==> flow/design.v <==
module apb_slave (
	input  wire sys_clk,
	input  wire sys_rst_n,
	input  wire tim_psel,
	input  wire tim_penable,
	input  wire tim_pwrite,
	output wire tim_pready,
	output wire wr_en,
	output wire rd_en
);
	reg  apb_access;
	wire apb_access_pre;
	assign wr_en          = tim_pready  & tim_pwrite;
	assign rd_en          = tim_pready  & ~tim_pwrite;
	assign tim_pready     = apb_access  & tim_penable;
	assign apb_access_pre = tim_penable & tim_psel;
	always @(posedge sys_clk, negedge sys_rst_n) begin
		if (!sys_rst_n) begin
			apb_access <= 1'b0;
		end else begin
			apb_access <= apb_access_pre;
		end
	end
endmodule
module counter (
	input  wire sys_clk,
	input  wire sys_rst_n,
	input  wire timer_en,
	input  wire div_en,
	input  wire [3:0]  div_val,
	input  wire [63:0] cnt_tdr,
	input  wire cnt_tdr_en,
	input  wire cnt_clr,
	input  wire timer_en_nedge,
	input  wire halt_en,
	output reg  [63:0] count,
	output reg  cnt_update
);
	reg  [63:0] cnt_pre;
	wire cnt_en;
	wire pulse;
	reg  [7:0]  sub_cnt;
	wire [7:0]  sub_cnt_pre;
	reg  [7:0]  sub_cnt_cmp;
	wire sub_cnt_clr;
	wire sub_cnt_en;
	assign cnt_en = ~halt_en && timer_en && (!div_en || (div_val==0) || pulse );
	always @(posedge sys_clk, negedge sys_rst_n) begin
		if (!sys_rst_n) begin
			cnt_update <= 1'b0;
		end else begin
			cnt_update <= cnt_en;
		end
	end
	always @(*) begin
		if( ((cnt_clr & cnt_en) | timer_en_nedge) & (~halt_en) ) begin
			cnt_pre = 64'h0;
		end else begin
			if (cnt_tdr_en) begin
				cnt_pre = cnt_tdr;
			end else begin
				if (cnt_en) begin
					cnt_pre = count + 1;
				end else begin
					cnt_pre = count;
				end
			end
		end
	end
	always @(posedge sys_clk, negedge sys_rst_n) begin
		if (!sys_rst_n) begin
			count <= 64'b0;
		end else begin
			count <= cnt_pre;
		end
	end
	always @(*) begin
		case (div_val)
			4'h0: sub_cnt_cmp = 8'd0;
			4'h2: sub_cnt_cmp = 8'd3;
			4'h3: sub_cnt_cmp = 8'd7;
			4'h4: sub_cnt_cmp = 8'd15;
			4'h5: sub_cnt_cmp = 8'd31;
			4'h6: sub_cnt_cmp = 8'd63;
			4'h7: sub_cnt_cmp = 8'd127;
			4'h8: sub_cnt_cmp = 8'd255;
			default: sub_cnt_cmp = 8'd1;
		endcase
	end
	assign pulse       = sub_cnt == sub_cnt_cmp;
	assign sub_cnt_pre = sub_cnt_clr ? 8'h0 : sub_cnt_en ? sub_cnt+1 : sub_cnt;
	assign sub_cnt_clr = ~halt_en & (~timer_en | ~div_en | pulse);
	assign sub_cnt_en  = ~halt_en & timer_en & div_en & (div_val!=0);
	always @(posedge sys_clk, negedge sys_rst_n) begin
		if (!sys_rst_n) begin
			sub_cnt <= 8'b0;
		end else begin
			sub_cnt <= sub_cnt_pre;
		end
	end
endmodule
module register (
	input  wire sys_clk,
	input  wire sys_rst_n,
	input  wire wr_en,
	input  wire rd_en,
	input  wire [11:0] tim_paddr,
	input  wire [31:0] tim_pwdata,
	input  wire [3:0]  tim_pstrb,
	output reg  [31:0] tim_prdata,
	output wire tim_pslverr,
	output wire tim_int,
	input  wire dbg_mode,
	input  wire cnt_update,
	input  wire [63:0] count,
	output wire timer_en,
	output wire div_en,
	output wire [3:0]  div_val,
	output wire [63:0] cnt_tdr,
	output wire cnt_tdr_en,
	output wire cnt_clr,
	output wire timer_en_nedge,
	output wire halt_en
);
	reg  [31:0] TCR_reg;
	reg  [31:0] TDR0_reg;
	reg  [31:0] TDR1_reg;
	reg  [31:0] TCMP0_reg;
	reg  [31:0] TCMP1_reg;
	reg  [31:0] TIER_reg;
	reg  [31:0] TISR_reg;
	reg  [31:0] THCSR_reg;
	wire [5:0]  TCR_pre;
	reg  [31:0] TDR0_pre;
	reg  [31:0] TDR1_pre;
	wire [31:0] TCMP0_pre;
	wire [31:0] TCMP1_pre;
	wire THCSR_pre;
	wire TIER_pre;
	wire TISR_pre;
	wire TCR_sel0;
	wire TCR_sel1;
	wire TDR0_sel;
	wire TDR1_sel;
	wire TCMP0_sel;
	wire TCMP1_sel;
	wire TIER_sel;
	wire TISR_clr;
	wire TISR_set;
	wire THCSR_sel;
	wire prohibit_err;
	wire div_en_err;
	wire div_val_err;
	reg  timer_en_next;
	function [31:0] strobe_merge;
		input [3:0]  pstrb;
		input [31:0] pwdata;
		input [31:0] data_reg;
		reg   [31:0] mask;
		begin
			mask = {{8{pstrb[3]}},
				{8{pstrb[2]}},
				{8{pstrb[1]}},
				{8{pstrb[0]}}};
			strobe_merge = (pwdata & mask) | (data_reg & (~mask));
		end
	endfunction
	assign timer_en    = TCR_reg[0];
	assign div_en      = TCR_reg[1];
	assign div_val     = TCR_reg[11:8];
	assign cnt_tdr     = {TDR1_pre,TDR0_pre};
	assign cnt_tdr_en  = TDR0_sel | TDR1_sel;
	assign cnt_clr     = TISR_set;
	assign halt_en     = dbg_mode & THCSR_reg[0];
	assign tim_int     = TIER_reg[0] & TISR_reg[0];
	assign div_en_err  = TCR_sel0 & TCR_reg[0] & (TCR_reg[1] !== tim_pwdata[1]);
	assign div_val_err = TCR_sel1 & TCR_reg[0] & (TCR_reg[11:8] !== tim_pwdata[11:8]);
	assign prohibit_err= TCR_sel1 & (tim_pwdata[11:8]>4'h8);
	assign tim_pslverr = div_en_err | div_val_err | prohibit_err;
	assign TCR_sel0     = wr_en & (tim_paddr === 12'h0) & tim_pstrb[0];
	assign TCR_sel1     = wr_en & (tim_paddr === 12'h0) & tim_pstrb[1];
	assign TCR_pre[1:0] = TCR_sel0 & ~tim_pslverr ? tim_pwdata[1:0]  : TCR_reg[1:0];
	assign TCR_pre[5:2] = TCR_sel1 & ~tim_pslverr ? tim_pwdata[11:8] : TCR_reg[11:8];
	assign timer_en_nedge = timer_en_next & (~timer_en);
	always @(posedge sys_clk, negedge sys_rst_n) begin
		if (!sys_rst_n) begin
			timer_en_next <= 1'b0;
		end else begin
			timer_en_next <= timer_en;
		end
	end
	assign TDR0_sel = wr_en & (tim_paddr === 12'h4);
	always @(*) begin
		if(TDR0_sel) begin
			TDR0_pre = strobe_merge(tim_pstrb,tim_pwdata,TDR0_reg);
		end else begin
			if (timer_en_nedge) begin
				TDR0_pre = 32'h0;
			end else begin
				if (cnt_update) begin
					TDR0_pre = count[31:0];
				end else begin
					TDR0_pre = TDR0_reg;
				end
			end
		end
	end
	assign TDR1_sel  = wr_en & (tim_paddr === 12'h8);
	always @(*) begin
		if(TDR1_sel) begin
			TDR1_pre = strobe_merge(tim_pstrb,tim_pwdata,TDR1_reg);
		end else begin
			if (timer_en_nedge) begin
				TDR1_pre = 32'h0;
			end else begin
				if (cnt_update) begin
					TDR1_pre = count[63:32];
				end else begin
					TDR1_pre = TDR1_reg;
				end
			end
		end
	end
	assign TCMP0_sel = wr_en & (tim_paddr === 12'hC);
	assign TCMP0_pre = TCMP0_sel ? strobe_merge(tim_pstrb,tim_pwdata,TCMP0_reg) : TCMP0_reg;
	assign TCMP1_sel = wr_en & (tim_paddr === 12'h10);
	assign TCMP1_pre = TCMP1_sel ? strobe_merge(tim_pstrb,tim_pwdata,TCMP1_reg) : TCMP1_reg;
	assign TIER_sel  = wr_en & tim_pstrb[0] & (tim_paddr === 12'h14);
	assign TIER_pre  = TIER_sel ? tim_pwdata[0] : TIER_reg[0];
	assign TISR_clr  = wr_en & tim_pstrb[0] & tim_pwdata[0] & (tim_paddr === 12'h18);
	assign TISR_set  = count === {TCMP1_reg,TCMP0_reg};
	assign TISR_pre  = TISR_clr ? 1'b0 : ( TISR_set ? 1'b1 : TISR_reg[0]);
	assign THCSR_sel    = wr_en & tim_pstrb[0] & (tim_paddr === 12'h1C);
	assign THCSR_pre    = THCSR_sel ? tim_pwdata[0] : THCSR_reg[0];
	always @(*) begin
		if (rd_en) begin
			case (tim_paddr)
				12'h00: tim_prdata = TCR_reg;
				12'h04: tim_prdata = TDR0_reg;
				12'h08: tim_prdata = TDR1_reg;
				12'h0C: tim_prdata = TCMP0_reg;
				12'h10: tim_prdata = TCMP1_reg;
				12'h14: tim_prdata = TIER_reg;
				12'h18: tim_prdata = TISR_reg;
				12'h1C: tim_prdata = THCSR_reg;
				default: tim_prdata = 32'h0;
			endcase
		end else begin
			tim_prdata = 32'h0;
		end
	end
	always @(posedge sys_clk, negedge sys_rst_n) begin
		if (!sys_rst_n) begin
			TCR_reg <= 32'h0000_0100;
		end else begin
			TCR_reg[1:0]  <= TCR_pre[1:0];
			TCR_reg[11:8] <= TCR_pre[5:2];
		end
	end
	always @(posedge sys_clk, negedge sys_rst_n) begin
		if (!sys_rst_n) begin
			TDR0_reg <= 32'h0;
		end else begin
			TDR0_reg <= TDR0_pre;
		end
	end
	always @(posedge sys_clk, negedge sys_rst_n) begin
		if (!sys_rst_n) begin
			TDR1_reg <= 32'h0;
		end else begin
			TDR1_reg <= TDR1_pre;
		end
	end
	always @(posedge sys_clk, negedge sys_rst_n) begin
		if (!sys_rst_n) begin
			TCMP0_reg <= 32'hFFFF_FFFF;
		end else begin
			TCMP0_reg <= TCMP0_pre;
		end
	end
	always @(posedge sys_clk, negedge sys_rst_n) begin
		if (!sys_rst_n) begin
			TCMP1_reg <= 32'hFFFF_FFFF;
		end else begin
			TCMP1_reg <= TCMP1_pre;
		end
	end
	always @(posedge sys_clk, negedge sys_rst_n) begin
		if (!sys_rst_n) begin
			TIER_reg <= 32'h0;
		end else begin
			TIER_reg[0] <= TIER_pre;
		end
	end
	always @(posedge sys_clk, negedge sys_rst_n) begin
		if (!sys_rst_n) begin
			TISR_reg <= 32'h0;
		end else begin
			TISR_reg[0] <= TISR_pre;
		end
	end
	always @(posedge sys_clk, negedge sys_rst_n) begin
		if (!sys_rst_n) begin
			THCSR_reg <= 32'h0;
		end else begin
			THCSR_reg[0] <= THCSR_pre;
			THCSR_reg[1] <= dbg_mode & THCSR_reg[0];
		end
	end
endmodule
module timer_top (
	input  wire sys_clk,
	input  wire sys_rst_n,
	input  wire tim_psel,
	input  wire tim_penable,
	input  wire tim_pwrite,
	input  wire [11:0] tim_paddr,
	input  wire [31:0] tim_pwdata,
	input  wire [3:0]  tim_pstrb,
	output wire [31:0] tim_prdata,
	output wire tim_pslverr,
	output wire tim_pready,
	output wire tim_int,
	input  wire dbg_mode
);
	wire wr_en;
	wire rd_en;
	wire timer_en;
	wire div_en;
	wire [3:0]  div_val;
	wire [63:0] cnt_tdr;
	wire cnt_tdr_en;
	wire cnt_clr;
	wire timer_en_nedge;
	wire [63:0] count;
	wire cnt_update;
	wire halt_en;
	apb_slave apb_slave_u(
		.sys_clk        (sys_clk        ),
		.sys_rst_n      (sys_rst_n      ),
		.tim_psel       (tim_psel       ),
		.tim_penable    (tim_penable    ),
		.tim_pwrite     (tim_pwrite     ),
		.tim_pready     (tim_pready     ),
		.wr_en          (wr_en          ),
		.rd_en          (rd_en          )
	);	
	register register_u (
		.sys_clk        (sys_clk        ),
		.sys_rst_n      (sys_rst_n      ),
		.wr_en          (wr_en          ),
		.rd_en          (rd_en          ),
		.tim_paddr      (tim_paddr      ),
		.tim_pwdata     (tim_pwdata     ),
		.tim_prdata     (tim_prdata     ),
		.tim_pstrb      (tim_pstrb      ),
		.tim_pslverr    (tim_pslverr    ),
		.tim_int        (tim_int        ),
		.dbg_mode       (dbg_mode       ),
		.timer_en       (timer_en       ),
		.div_en         (div_en         ),
		.div_val        (div_val        ),
		.cnt_tdr        (cnt_tdr        ),
		.cnt_tdr_en     (cnt_tdr_en     ),	
		.cnt_clr        (cnt_clr        ),
		.timer_en_nedge (timer_en_nedge ),
		.count          (count          ),
		.cnt_update     (cnt_update     ),
		.halt_en        (halt_en        )
	);
	counter counter_u (
		.sys_clk        (sys_clk        ),
		.sys_rst_n      (sys_rst_n      ),
		.timer_en       (timer_en       ),
		.div_en         (div_en         ),
		.div_val        (div_val        ),
		.cnt_tdr        (cnt_tdr        ),
		.cnt_tdr_en     (cnt_tdr_en     ),	
		.timer_en_nedge (timer_en_nedge ),
		.cnt_clr        (cnt_clr        ),
		.count          (count          ),
		.cnt_update     (cnt_update     ),
		.halt_en        (halt_en        )
	);
endmodule
[Step by step through the tools: timer_top]
The steps from the RTL of timer_top to its reports follow in flow order.
Line numbers count from 1 in the design file above.
Operators carry their Yosys type and port widths (W data, S select, Z words).
Library cell names are shortened.
The mark -- stands for no value.
Design
  top module: timer_top
  clock port: sys_clk
  cell library: sky130hd
  timing corner: tt_025C_1v80

[After elaboration]
Yosys after proc, flatten, opt, wreduce and memory -nomap, before mapping. Memory bits, and registers merged into a memory's read port (data or address), are not among the register bits. Print and check cells are not counted. Equal cells are merged and count once.
Yosys's memory passes give these memory sizes; they may raise the number of words (mostly to a power of two), join words into wider ones and drop unused or constant bits.
Storage and ports
  bits in read-only memories: 128
  memories: 1
  output and inout bits: 35
  register bits after elaboration: 213
  input bits: 54
Operators by class
  add/sub/neg operators: 2
  muxes and demuxes: 15
  bitwise logic cells: 53
  equality and inequality tests: 19
  reduce/logical cells: 11
  $lt $le $gt $ge: 1
Memory list
  (no name shown): words 16, bits a word 8, rd ports 1, wr ports 0, RTL line 78  | case (div_val)
Operators by type and width (number)
  $pmux W32 S8: 1
  $mux W32: 7
  $mux W64: 3
  $and A32 B32 Y32: 5
  $or A32 B32 Y32: 4
  $add A64 B1 Y64 const B: 1
  $eqx A64 B64 Y1: 1
  $eq A12 B5 Y1 const B: 4
  $eqx A12 B5 Y1 const B: 4
  $and A1 B1 Y1: 32
  $not A32 Y32: 1
  $eq A12 B4 Y1 const B: 2
  $eqx A12 B4 Y1 const B: 2
  $mux W8: 2
  $eqx A12 B1 Y1 const B: 1
  $eq A12 B3 Y1 const B: 1
  $eqx A12 B3 Y1 const B: 1
  $logic_not A12 Y1: 1
  $add A8 B1 Y8 const B: 1
  $eq A8 B8 Y1: 1
  $or A1 B1 Y1: 6
  $not A1 Y1: 5
  $reduce_bool A2 Y1: 2
  $gt A4 B4 Y1 const B: 1
  $nex A4 B4 Y1: 1
  $logic_not A4 Y1: 1
  $reduce_bool A4 Y1: 1
  $reduce_bool A3 Y1: 1
Other operator kinds: 5; their cells: 8.

[Depth]
Longest topological path by Yosys (ltp), each cell counted once; first at word level (registers and memories cut), then after technology mapping (sequential cells cut; the memories' decode and read muxes count).
Depth
  word-level depth: 10
  ABC_AREA: 1
  gate-level depth with buffers: 18
  depth with buffers taken out: 16

[Synthesis result]
Yosys stat after the flow's synthesis: flattened, memories mapped to cells. It holds for the ABC_AREA given above (unset counts as 0); a run with the other value may have another netlist.
Cells by type (number)
  dfrtp_1: 148
  nand2_1: 887
  dfstp_2: 65
  o21ai_0: 232
  inv_1: 295
  nor2_1: 236
  a21oi_1: 108
  nand3_1: 108
  xnor2_1: 48
  clkbuf_1: 73
  xor2_1: 21
  nand4_1: 28
  buf_2: 34
  o211ai_1: 20
  nand3_2: 14
  nor3_1: 27
  a221oi_1: 12
  a41oi_1: 12
Not listed: further types 27, cells in them 96.
Synthesis totals
  buffer cells: 127
  flip-flop cells: 213
  cell count: 2464
  sequential area: 5411.4 sq um
  chip area (Yosys): 15518.6 sq um

[Path before layout]
Source: OpenSTA report_checks on the synthesized netlist (no wires, ideal clock, input and output delay 20% of the period each), path of least setup slack; recovery checks are left aside. Register names are those of the netlist, which keeps one name where synthesis merged equal registers.
Timing post-synthesis
  kind: in2out
  start point: in tim_paddr[11]
  end point: out tim_prdata[12]
  stages: 10
  path delay: 1.484 ns
  period: 6.5 ns
  output delay: 1.300 ns
  time at the first pin: 1.300 ns
  slack: 2.416 ns
  buffers on the path: 1
  arrival time: 2.784 ns
  period reached after synthesis: 4.084 ns
"path delay" is the arrival time less input delay plus setup time.
At an output port there is no setup time.
"stages": output pins that drive a net of the path, with the launching flip-flop's if there is one; two outputs of one cell count as two.
"period reached after synthesis" = period - worst setup slack (recovery checks aside). The figure is calculated, with input and output delays left at 20% of the set period.
The rows between start and end are the longest chain of elaborated cells between them; the timing report does not say that the signal goes this way. Where chains are equally long, one stands for them.
Each line given opens the expression or statement behind the cell; cells for indexed reads and writes are added by Yosys, which also makes memories of some case tables.
On the way, post-synthesis
  cell sequence: nor2_1 > nand2_1 > nor2_2 > nand2_1 > inv_2 > nor2_1 > nand4_1 > nand3_1 > clkbuf_1 > a41oi_1
  cells in the longest elaborated chain: 3
  elaborated cells on any way between the ends: 10
  source lines of those cells: 2
  those cells by class: eq/ne: 7; mux: 2; reduce/logical: 1
RTL lines, path post-synthesis
  start, declared: RTL line 317  | input wire [11:0] tim_paddr,
  $eq A12 B5 Y1: RTL line 237  | case (tim_paddr)
  $pmux W32 S8: RTL line 237
  $mux W32: RTL line 236  | if (rd_en) begin
  end, declared: RTL line 320  | output wire [31:0] tim_prdata,

[Timing after layout]
From the final timing report of flow run A: the path of least setup slack in the routed layout; clock arrival at registers is part of the times.
Timing after layout
  kind: in2out
  start point: in tim_paddr[11]
  end point: out tim_prdata[18]
  period: 6.13 ns
  slack: 0.85 ns
  buffers on the path: 3
  output delay: 1.23 ns
  time at the first pin: 1.23 ns
  stages: 10
  arrival time: 4.05 ns
The rows between start and end are the longest chain of elaborated cells between them; the timing report does not say that the signal goes this way. Where chains are equally long, one stands for them.
On the way, after layout
  cell sequence: clkdlybuf4s50_1 > nor2_1 > nand2_1 > nor2_2 > nand2_1 > nand4_1 > nand3_4 > buf_12 > a41oi_1 > clkdlybuf4s50_1
  cells in the longest elaborated chain: 3
  elaborated cells on any way between the ends: 10
  source lines of those cells: 2
  those cells by class: eq/ne: 7; mux: 2; reduce/logical: 1
RTL lines, path after layout
  start, declared: RTL line 317  | input wire [11:0] tim_paddr,
  $eq A12 B5 Y1: RTL line 237  | case (tim_paddr)
  $pmux W32 S8: RTL line 237
  $mux W32: RTL line 236  | if (rd_en) begin
  end, declared: RTL line 320  | output wire [31:0] tim_prdata,

==> results <==
3 stored runs of timer_top in the flow (synthesis by Yosys, layout by OpenROAD, sky130hd cells), in arbitrary order. Constraints: input delay and output delay 20% of the set period each, output load 0.01 pF.
By "finish__power__total" is meant OpenSTA's value without simulated activity: inputs other than the clock are taken to toggle once in ten clock periods, and the tool carries that through the logic.

settings of flow run A
{
  "ABC_AREA": 1,
  "CORE_ASPECT_RATIO": 0.52,
  "CORE_MARGIN": 9,
  "CORE_UTILIZATION": 22,
  "CTS_CLUSTER_SIZE": 33,
  "GPL_TIMING_DRIVEN": 1,
  "MIN_ROUTING_LAYER": "met1",
  "PLACE_DENSITY_LB_ADDON": 0.26,
  "SETUP_SLACK_MARGIN": 0.69,
  "SLEW_MARGIN": 35,
  "TNS_END_PERCENT": 50,
  "period_ns": 6.13,
  "CAP_MARGIN": 20
}
report of flow run A
yosys chip area after synthesis (um^2): 15518.6
finish__design__die__area: 80939.7
finish__design__instance__utilization: 0.2614
finish__timing__setup__ws: 0.852
finish__timing__hold__ws: 0.514
finish__power__total: 3.151e-03

settings of flow run B
{
  "ABC_AREA": 1,
  "CORE_ASPECT_RATIO": 0.52,
  "CORE_MARGIN": 3,
  "CORE_UTILIZATION": 22,
  "CTS_CLUSTER_SIZE": 33,
  "GPL_TIMING_DRIVEN": 1,
  "MAX_ROUTING_LAYER": "met4",
  "MIN_ROUTING_LAYER": "met1",
  "PLACE_DENSITY_LB_ADDON": 0.26,
  "SETUP_SLACK_MARGIN": 0.69,
  "SLEW_MARGIN": 35,
  "TNS_END_PERCENT": 95,
  "period_ns": 6.13,
  "CAP_MARGIN": 20
}
report of flow run B
yosys chip area after synthesis (um^2): 15518.6
finish__design__die__area: 73933.7
finish__design__instance__utilization: 0.2624
finish__timing__setup__ws: 0.817
finish__timing__hold__ws: 0.504
finish__power__total: 3.242e-03

settings of flow run C
{
  "CORE_UTILIZATION": 40,
  "PLACE_DENSITY": 0.6,
  "period_ns": 7.62,
  "CAP_MARGIN": 20,
  "CORE_MARGIN": 2,
  "SLEW_MARGIN": 20
}
report of flow run C
yosys chip area after synthesis (um^2): 13321.5
finish__design__die__area: 34780.4
finish__design__instance__utilization: 0.4681
finish__timing__setup__ws: 1.452
finish__timing__hold__ws: 0.530
finish__power__total: 2.389e-03
